==> flow/design.v <==
`timescale 1ns / 1ps
module IntFilterBlock 
#(	
	parameter OutDataWidth = 18
)
(
	input Clk_i,
	input Rst_i,
	input [OutDataWidth-1:0] Data_i,
	input DataNd_i,
	output [OutDataWidth-1:0] Data_o,
	output DataValid_o
);
	reg [OutDataWidth-1:0] outAcc;
	reg outVal;
	assign Data_o = outAcc;
	assign DataValid_o = outVal;
	always @(posedge Clk_i or posedge Rst_i) begin
		if (Rst_i) begin
			outAcc <= {OutDataWidth{1'b0}};
			outVal <= 1'b0;
		end else begin
			if (DataNd_i) begin
				outAcc <= outAcc+Data_i;
				outVal <= 1'b1;
			end else begin
				outAcc <= {OutDataWidth{1'b0}};
				outVal <= 1'b0;
			end 
		end
	end
endmodule
`timescale 1ns / 1ps
module DecimBlock
#(	
	parameter OutDataWidth = 18,
	parameter DecimCntWidth = 7
)
(
	input Clk_i,
	input Rst_i,
	input [2:0]	DecimFactor_i,
	input [OutDataWidth-1:0] Data_i,
	input DataVal_i,
	output [OutDataWidth-1:0] Data_o,
	output DataVal_o
);
	reg [DecimCntWidth-1:0] decimCnt;
	reg [2:0] decimFactor;
	assign Data_o = Data_i;
	assign DataVal_o = DataVal_i? (decimCnt == 0):1'b0;
	always	@(posedge Clk_i or posedge Rst_i)	begin
		if	(Rst_i) begin
			decimFactor <= 3'd1;
		end else begin
			if (DecimFactor_i <= 3'd1)	begin
				decimFactor <= 3'd1;
			end else begin
				decimFactor <= DecimFactor_i;
			end
		end
	end
	always @(posedge Clk_i or posedge Rst_i) begin
		if (Rst_i) begin
			decimCnt <= {DecimCntWidth{1'b0}};
		end else begin
			if (DataVal_i) begin
				if (decimCnt == decimFactor-1) begin
					decimCnt <= {DecimCntWidth{1'b0}};
				end else begin
					decimCnt <= decimCnt+7'd1;
				end
			end else begin
				decimCnt <= {DecimCntWidth{1'b0}};
			end
		end
	end
endmodule
`timescale 1ns / 1ps
module CombFilterBlock 
#(
	parameter	M=4,
	parameter	OutDataWidth	=	18
)
(
	input Clk_i,
	input Rst_i,
	input [OutDataWidth-1:0] Data_i,
	input DataNd_i,
	output [OutDataWidth-1:0] Data_o,
	output DataValid_o
);
	reg signed	[OutDataWidth-1:0] sumResult;
	reg	dataValid;
	reg	signed	[OutDataWidth-1:0] delData [M-1:0];
	assign Data_o = sumResult;
	assign DataValid_o = dataValid;
	genvar i;
	generate 
		for (i=0; i<M; i=i+1) begin: DelayGen
			always @(posedge Clk_i or posedge Rst_i) begin
				if (Rst_i) begin
					delData [i] <= {OutDataWidth{1'b0}};
				end else if (DataNd_i) begin
					if (i==0) begin
						delData [i] <= Data_i;
					end	else	begin
						delData [i] <= delData[i-1];
					end
				end
			end
		end
	endgenerate 
	always @(posedge Clk_i or posedge Rst_i) begin
		if (Rst_i) begin
			sumResult <= {OutDataWidth{1'b0}};
			dataValid <= 1'b0;
		end else begin
			if (DataNd_i) begin
				sumResult <= Data_i-delData[M-1];
				dataValid <= 1'b1;
			end else begin
				dataValid <= 1'b0;
			end
		end
	end
endmodule
`timescale 1ns / 1ps
module CicFilter
#(
	parameter N = 4,	 
	parameter M = 1,	 
	parameter InDataWidth	=	14,
	parameter OutDataWidth	=	32,
	parameter DecimCntWidth	=	7
)
(
	input Clk_i,
	input Rst_i,
	input [2:0]	DecimFactor_i,
	input [InDataWidth-1:0] Data_i,
	input DataNd_i,
	output [OutDataWidth-1:0] Data_o,
	output DataValid_o
);
	localparam	ExtendBitNum	=	OutDataWidth-InDataWidth;
	wire	[OutDataWidth-1:0]	adcExtData	=	{{ExtendBitNum{Data_i[InDataWidth-1]}},Data_i};
	wire	[OutDataWidth-1:0]	inData	[N-1:0];
	wire	[OutDataWidth-1:0]	intFilteredData	[N-1:0];
	wire	intFilteredDataValid	[N-1:0];
	wire	intDataVal	[N-1:0];
	wire	[OutDataWidth-1:0]	decimIntData;
	wire	decimIntDataValid;
	wire	[OutDataWidth-1:0]	combFilteredData	[N-1:0];
	wire	[OutDataWidth-1:0]	combInData	[N-1:0];
	wire	combDataVal	[N-1:0];
	wire	combFilteredDataVal	[N-1:0];
	assign	Data_o	=	combFilteredData[N-1];
	assign	DataValid_o	=	combFilteredDataVal[N-1];
genvar i,j;
generate 
	for (i=0; i<N; i=i+1)	begin: IntFilterGen
		assign	inData	[i]		=	(i==0)?adcExtData:intFilteredData[i-1];
		assign	intDataVal[i]	=	(i==0)?DataNd_i:intFilteredDataValid[i-1];
		IntFilterBlock 
		#(	
			.OutDataWidth	(OutDataWidth)
		)
		IntFilterBlock
		(
			.Clk_i			(Clk_i),
			.Rst_i			(Rst_i),
			.Data_i			(inData[i]),
			.DataNd_i		(intDataVal[i]),
			.Data_o			(intFilteredData[i]),
			.DataValid_o	(intFilteredDataValid[i])
		);
	end	
	DecimBlock
	#(	
		.OutDataWidth	(OutDataWidth),
		.DecimCntWidth	(DecimCntWidth)
	)
	DecimBlock
	(
		.Clk_i			(Clk_i),
		.Rst_i			(Rst_i),
		.DecimFactor_i	(DecimFactor_i),
		.Data_i			(intFilteredData[N-1]),
		.DataVal_i		(intFilteredDataValid[N-1]),
		.Data_o			(decimIntData),
		.DataVal_o		(decimIntDataValid)
	);
	for (j=0; j<N; j=j+1)	begin: CombFilterGen
		assign	combInData	[j]	=	(j==0)?decimIntData:combFilteredData[j-1];
		assign	combDataVal	[j]	=	(j==0)?decimIntDataValid:combFilteredDataVal[j-1];
		CombFilterBlock 
		#(	
			.M(M),
			.OutDataWidth	(OutDataWidth)
		)
		CombFilterBlock
		(
			.Clk_i			(Clk_i),
			.Rst_i			(Rst_i),
			.Data_i			(combInData[j]),
			.DataNd_i		(combDataVal[j]),
			.Data_o			(combFilteredData[j]),
			.DataValid_o	(combFilteredDataVal[j])
		);
	end
endgenerate
endmodule
From RTL to reports: CicFilter
What the tools print for CicFilter, step after step.
Lines are those of the file above, counted from 1.
Operators carry their Yosys type and port widths (W data, S select, Z words).
Library cell names are shortened.
{"block": "inputs", "design": "CicFilter", "clock": "Clk_i", "lib": "sky130hd", "lib_corner": "tt_025C_1v80"}

Word level
Counts by Yosys on the flattened word-level netlist (proc, flatten, opt, wreduce). Print and check cells are left out. Cells with the same type and inputs are merged into one.
{"block": "word_totals", "in_bits": 20, "reg_bits": 402, "out_inout_bits": 33}
{"block": "op_classes", "compare": 1, "n_eq": 1, "reduce_logical": 1, "mux": 16, "add_sub_neg": 10}
{"block": "ops", "operator": "$add A32 B32 Y32", "n": 4}
{"block": "ops", "operator": "$sub A32 B32 Y32", "n": 4}
{"block": "ops", "operator": "$mux W32", "n": 4}
{"block": "ops", "operator": "$eq A7 B32 Y1", "n": 1}
{"block": "ops", "operator": "$mux W7", "n": 2}
{"block": "ops", "operator": "$mux W1", "n": 9}
{"block": "ops", "operator": "$add A7 B1 Y7 const B", "n": 1}
{"block": "ops", "operator": "$logic_not A7 Y1", "n": 1}
{"block": "ops", "operator": "$sub A3 B1 Y4 const B", "n": 1}
{"block": "ops", "operator": "$le A3 B1 Y1 const B", "n": 1}
{"block": "ops", "operator": "$mux W3", "n": 1}

Depth
Longest topological path by Yosys (ltp), each cell counted once; first at word level (registers and memories cut), then after technology mapping (sequential cells cut; the memories' decode and read muxes count).
{"block": "logic_depth", "ltp_word": 4, "ABC_AREA": 0, "mapped_depth": 12, "ltp_nobuf": 12}

Mapped cells and area
The flow's flattened synthesis, as Yosys stat reports it; memories are mapped. The netlist is that of the ABC_AREA named above (0 if unset); the other value can give another one.
{"block": "synth_totals", "seqArea_um2": 10060.9, "flip_flops": 402, "cells": 2955, "area_um2": 26658.1, "n_buf": 99}
{"block": "by_type", "cell_type": "dfrtp_1", "n": 401, "type_area_um2": 1E+04}
{"block": "by_type", "cell_type": "ha_1", "n": 251, "type_area_um2": 3.14E+03}
{"block": "by_type", "cell_type": "o21ai_0", "n": 259, "type_area_um2": 1.3E+03}
{"block": "by_type", "cell_type": "nand2_1", "n": 304, "type_area_um2": 1.14E+03}
{"block": "by_type", "cell_type": "a21o_1", "n": 148, "type_area_um2": 1.11E+03}
{"block": "by_type", "cell_type": "a21oi_1", "n": 215, "type_area_um2": 1.08E+03}
{"block": "by_type", "cell_type": "xnor2_1", "n": 114, "type_area_um2": 998.458}
{"block": "by_type", "cell_type": "mux2_2", "n": 68, "type_area_um2": 765.734}
{"block": "by_type", "cell_type": "inv_1", "n": 195, "type_area_um2": 731.952}
{"block": "by_type", "cell_type": "xor2_1", "n": 69, "type_area_um2": 604.33}
{"block": "by_type", "cell_type": "nor2_1", "n": 153, "type_area_um2": 574.301}
{"block": "by_type", "cell_type": "and2_1", "n": 59, "type_area_um2": 369.104}
{"block": "by_type", "cell_type": "clkbuf_1", "n": 93, "type_area_um2": 349.085}
{"block": "by_type", "cell_type": "nand3_1", "n": 63, "type_area_um2": 315.302}
{"block": "by_type", "cell_type": "nand2b_1", "n": 42, "type_area_um2": 262.752}
{"block": "by_type", "cell_type": "o21bai_1", "n": 35, "type_area_um2": 262.752}
{"block": "by_type", "cell_type": "nor2b_1", "n": 40, "type_area_um2": 250.24}
{"block": "by_type", "cell_type": "o21a_1", "n": 33, "type_area_um2": 247.738}
Other cell types: 55; their cells: 413.
By module: a second synthesis without flattening, with its own total; a netlist apart from the flattened one above.
{"block": "unflattened", "cells_unflattened": 3227, "hier_area_um2": 28947.8}
Each row is one instance without its submodules.
{"block": "modules", "module": "CombFilterBlock", "seq_area_um2": 1626.6, "n_inst": 4, "cells": 455, "mod_area_um2": 4190.3}
{"block": "modules", "module": "IntFilterBlock (OutDataWidth=32)", "seq_area_um2": 825.8, "n_inst": 4, "cells": 331, "mod_area_um2": 2851.5}
{"block": "modules", "module": "DecimBlock", "seq_area_um2": 251.5, "n_inst": 1, "cells": 83, "mod_area_um2": 780.7}
{"block": "modules", "module": "CicFilter", "seq_area_um2": 0.0, "n_inst": 1, "cells": 0, "mod_area_um2": 0.0}

Worst setup path after synthesis
Source: OpenSTA report_checks on the synthesized netlist (no wires, ideal clock, input and output delay 20% of the period each), path of least setup slack; recovery checks are left aside. Register names are those of the netlist, which keeps one name where synthesis merged equal registers.
{"block": "synth_timing", "kind": "register -> register", "from": "register CombFilterGen[0].CombFilterBlock.sumResult[0]", "to": "register CombFilterGen[1].CombFilterBlock.sumResult[26]", "stages": 13, "setup_time_ns": 0.125, "delay_ns": 3.030, "period_ns": 4.0, "setup_slack_ns": 0.970, "t_required_ns": 3.875, "arrival_time_ns": 2.905, "synth_period_reached_ns": 3.03}
"delay_ns" = arrival - input delay + setup time.
"stages" counts driving pins, that of a launching flip-flop among them; a cell with two outputs on the path counts twice.
"synth_period_reached_ns" is the clock period less the worst setup slack; recovery checks do not enter. This is arithmetic on one report: input and output delays are still those of the set period (20% each).
Between the ends stands the longest chain of elaborated cells between them, by number of cells; it is not shown to be the way that was timed. Of several equally long chains one is given.
A line is the first line of the expression or statement that the cell stems from. Yosys adds cells for indexed reads and writes and turns some case tables into memories.
{"block": "synth_via", "cell_sequence": "dfrtp_1 -> inv_1 -> ha_1 -> fa_1 -> nand2b_1 -> a21boi_0 -> o21ai_0 -> a22oi_1 -> a211oi_1 -> o31a_1 -> o31ai_2 -> xor2_1 -> mux2_2", "elab_chain_cells": 1, "cells_between": 1, "lines_between": 1}
{"block": "synth_rtl", "element": "from (decl)", "line_no": 93, "text": "reg signed [OutDataWidth-1:0] sumResult;"}
{"block": "synth_rtl", "element": "from (assign)", "line_no": 116, "text": "sumResult <= {OutDataWidth{1'b0}};"}
{"block": "synth_rtl", "element": "from (assign)", "line_no": 120, "text": "sumResult <= Data_i-delData[M-1];"}
{"block": "synth_rtl", "element": "$sub A32 B32 Y32", "line_no": 120}
{"block": "synth_rtl", "element": "to (assign)", "line_no": 116}
{"block": "synth_rtl", "element": "to (assign)", "line_no": 120}
{"block": "synth_rtl", "element": "to (decl)", "line_no": 93}

Worst path after layout
From the final timing report of run 1: the path of least setup slack in the routed layout; clock arrival at registers is part of the times.
{"block": "layout_timing", "kind": "register -> register", "from": "register CombFilterGen[1].CombFilterBlock.sumResult[0]", "to": "register CombFilterGen[2].CombFilterBlock.sumResult[30]", "stages": 15, "period_ns": 3.01, "setup_time_ns": 0.11, "t_required_ns": 3.52, "setup_slack_ns": -0.06, "arrival_time_ns": 3.58}
Between the ends stands the longest chain of elaborated cells between them, by number of cells; it is not shown to be the way that was timed. Of several equally long chains one is given.
{"block": "layout_via", "cell_sequence": "dfrtp_1 -> inv_1 -> ha_2 -> fa_2 -> nor2b_4 -> o31a_1 -> o311ai_2 -> buf_4 -> a21oi_4 -> a21oi_4 -> o211ai_1 -> buf_4 -> a21oi_4 -> xnor2_2 -> mux2_4", "elab_chain_cells": 1, "cells_between": 1, "lines_between": 1}
{"block": "layout_rtl", "element": "from (decl)", "line_no": 93, "text": "reg signed [OutDataWidth-1:0] sumResult;"}
{"block": "layout_rtl", "element": "from (assign)", "line_no": 116, "text": "sumResult <= {OutDataWidth{1'b0}};"}
{"block": "layout_rtl", "element": "from (assign)", "line_no": 120, "text": "sumResult <= Data_i-delData[M-1];"}
{"block": "layout_rtl", "element": "$sub A32 B32 Y32", "line_no": 120}
{"block": "layout_rtl", "element": "to (assign)", "line_no": 116}
{"block": "layout_rtl", "element": "to (assign)", "line_no": 120}
{"block": "layout_rtl", "element": "to (decl)", "line_no": 93}

Data sheet: physical implementation of CicFilter

Design CicFilter on sky130hd. What follows are 3 stored runs of the flow, each under its own settings; their order means nothing. The constraints put input and output delay at 20% of the set period each and load the outputs with 0.01 pF.

Run 1
==> flow/run.sh <==
#!/bin/bash
# the make line also repeats the synthesis and layout settings of config.mk as NAME=value (left out here)
make -C /OpenROAD-flow-scripts/flow DESIGN_CONFIG=/design/flow/config.mk WORK_HOME=/design/flow/orfs CLKGATE_MAP_FILE= finish
==> flow/config.mk <==
export PLATFORM = sky130hd
export DESIGN_NAME = CicFilter
export DESIGN_NICKNAME = CicFilter
export VERILOG_FILES = /design/flow/design.v
export SDC_FILE = /design/flow/constraint.sdc
export NUM_CORES = 4
export LEC_CHECK = 0
export CAP_MARGIN = 20
export CELL_PAD_IN_SITES_DETAIL_PLACEMENT = 1
export CELL_PAD_IN_SITES_GLOBAL_PLACEMENT = 2
export CORE_MARGIN = 2
export CORE_UTILIZATION = 48
export CTS_CLUSTER_SIZE = 25
export GPL_ROUTABILITY_DRIVEN = 0
export MIN_ROUTING_LAYER = met2
export PLACE_DENSITY_LB_ADDON = 0.19
export SETUP_SLACK_MARGIN = 0.13
export SLEW_MARGIN = 20
export TNS_END_PERCENT = 45
==> flow/constraint.sdc <==
create_clock -name core_clock -period 3.01 [get_ports {Clk_i}]
set_input_delay 0.6020 -clock core_clock [delete_from_list [all_inputs] [get_ports {Clk_i}]]
set_output_delay 0.6020 -clock core_clock [all_outputs]
set_load 0.01 [all_outputs]

==> results of run 1, as JSON <==
{
  "design_die_area_um2": 57439.3,
  "setup_ws_ns": -0.065,
  "stdcell_area_um2": 33110.5,
  "finalUtil_frac": 0.602,
  "yosys_chip_area_um2": 26658.1
}

Run 2
==> flow/run.sh <==
#!/bin/bash
# the make line also repeats the synthesis and layout settings of config.mk as NAME=value (left out here)
make -C /OpenROAD-flow-scripts/flow DESIGN_CONFIG=/design/flow/config.mk WORK_HOME=/design/flow/orfs CLKGATE_MAP_FILE= finish
==> flow/config.mk <==
export PLATFORM = sky130hd
export DESIGN_NAME = CicFilter
export DESIGN_NICKNAME = CicFilter
export VERILOG_FILES = /design/flow/design.v
export SDC_FILE = /design/flow/constraint.sdc
export NUM_CORES = 4
export LEC_CHECK = 0
export CAP_MARGIN = 20
export CELL_PAD_IN_SITES_DETAIL_PLACEMENT = 0
export CELL_PAD_IN_SITES_GLOBAL_PLACEMENT = 3
export CORE_MARGIN = 2
export CORE_UTILIZATION = 23
export PLACE_DENSITY_LB_ADDON = 0.27
export SLEW_MARGIN = 20
export TNS_END_PERCENT = 100
==> flow/constraint.sdc <==
create_clock -name core_clock -period 5.42 [get_ports {Clk_i}]
set_input_delay 1.0840 -clock core_clock [delete_from_list [all_inputs] [get_ports {Clk_i}]]
set_output_delay 1.0840 -clock core_clock [all_outputs]
set_load 0.01 [all_outputs]

==> results of run 2, as JSON <==
{
  "design_die_area_um2": 118642.0,
  "setup_ws_ns": 1.795,
  "stdcell_area_um2": 30693.2,
  "finalUtil_frac": 0.268,
  "yosys_chip_area_um2": 26658.1
}

Run 3
==> flow/run.sh <==
#!/bin/bash
# the make line also repeats the synthesis and layout settings of config.mk as NAME=value (left out here)
make -C /OpenROAD-flow-scripts/flow DESIGN_CONFIG=/design/flow/config.mk WORK_HOME=/design/flow/orfs CLKGATE_MAP_FILE= finish
==> flow/config.mk <==
export PLATFORM = sky130hd
export DESIGN_NAME = CicFilter
export DESIGN_NICKNAME = CicFilter
export VERILOG_FILES = /design/flow/design.v
export SDC_FILE = /design/flow/constraint.sdc
export NUM_CORES = 4
export LEC_CHECK = 0
export CAP_MARGIN = 20
export CORE_MARGIN = 2
export CORE_UTILIZATION = 40
export SETUP_SLACK_MARGIN = 0.59
export SLEW_MARGIN = 20
==> flow/constraint.sdc <==
create_clock -name core_clock -period 3.6 [get_ports {Clk_i}]
set_input_delay 0.7200 -clock core_clock [delete_from_list [all_inputs] [get_ports {Clk_i}]]
set_output_delay 0.7200 -clock core_clock [all_outputs]
set_load 0.01 [all_outputs]

==> results of run 3, as JSON <==
{
  "design_die_area_um2": 68725.2,
  "setup_ws_ns": 0.639,
  "stdcell_area_um2": 30842.1,
  "finalUtil_frac": 0.468,
  "yosys_chip_area_um2": 26658.1
}
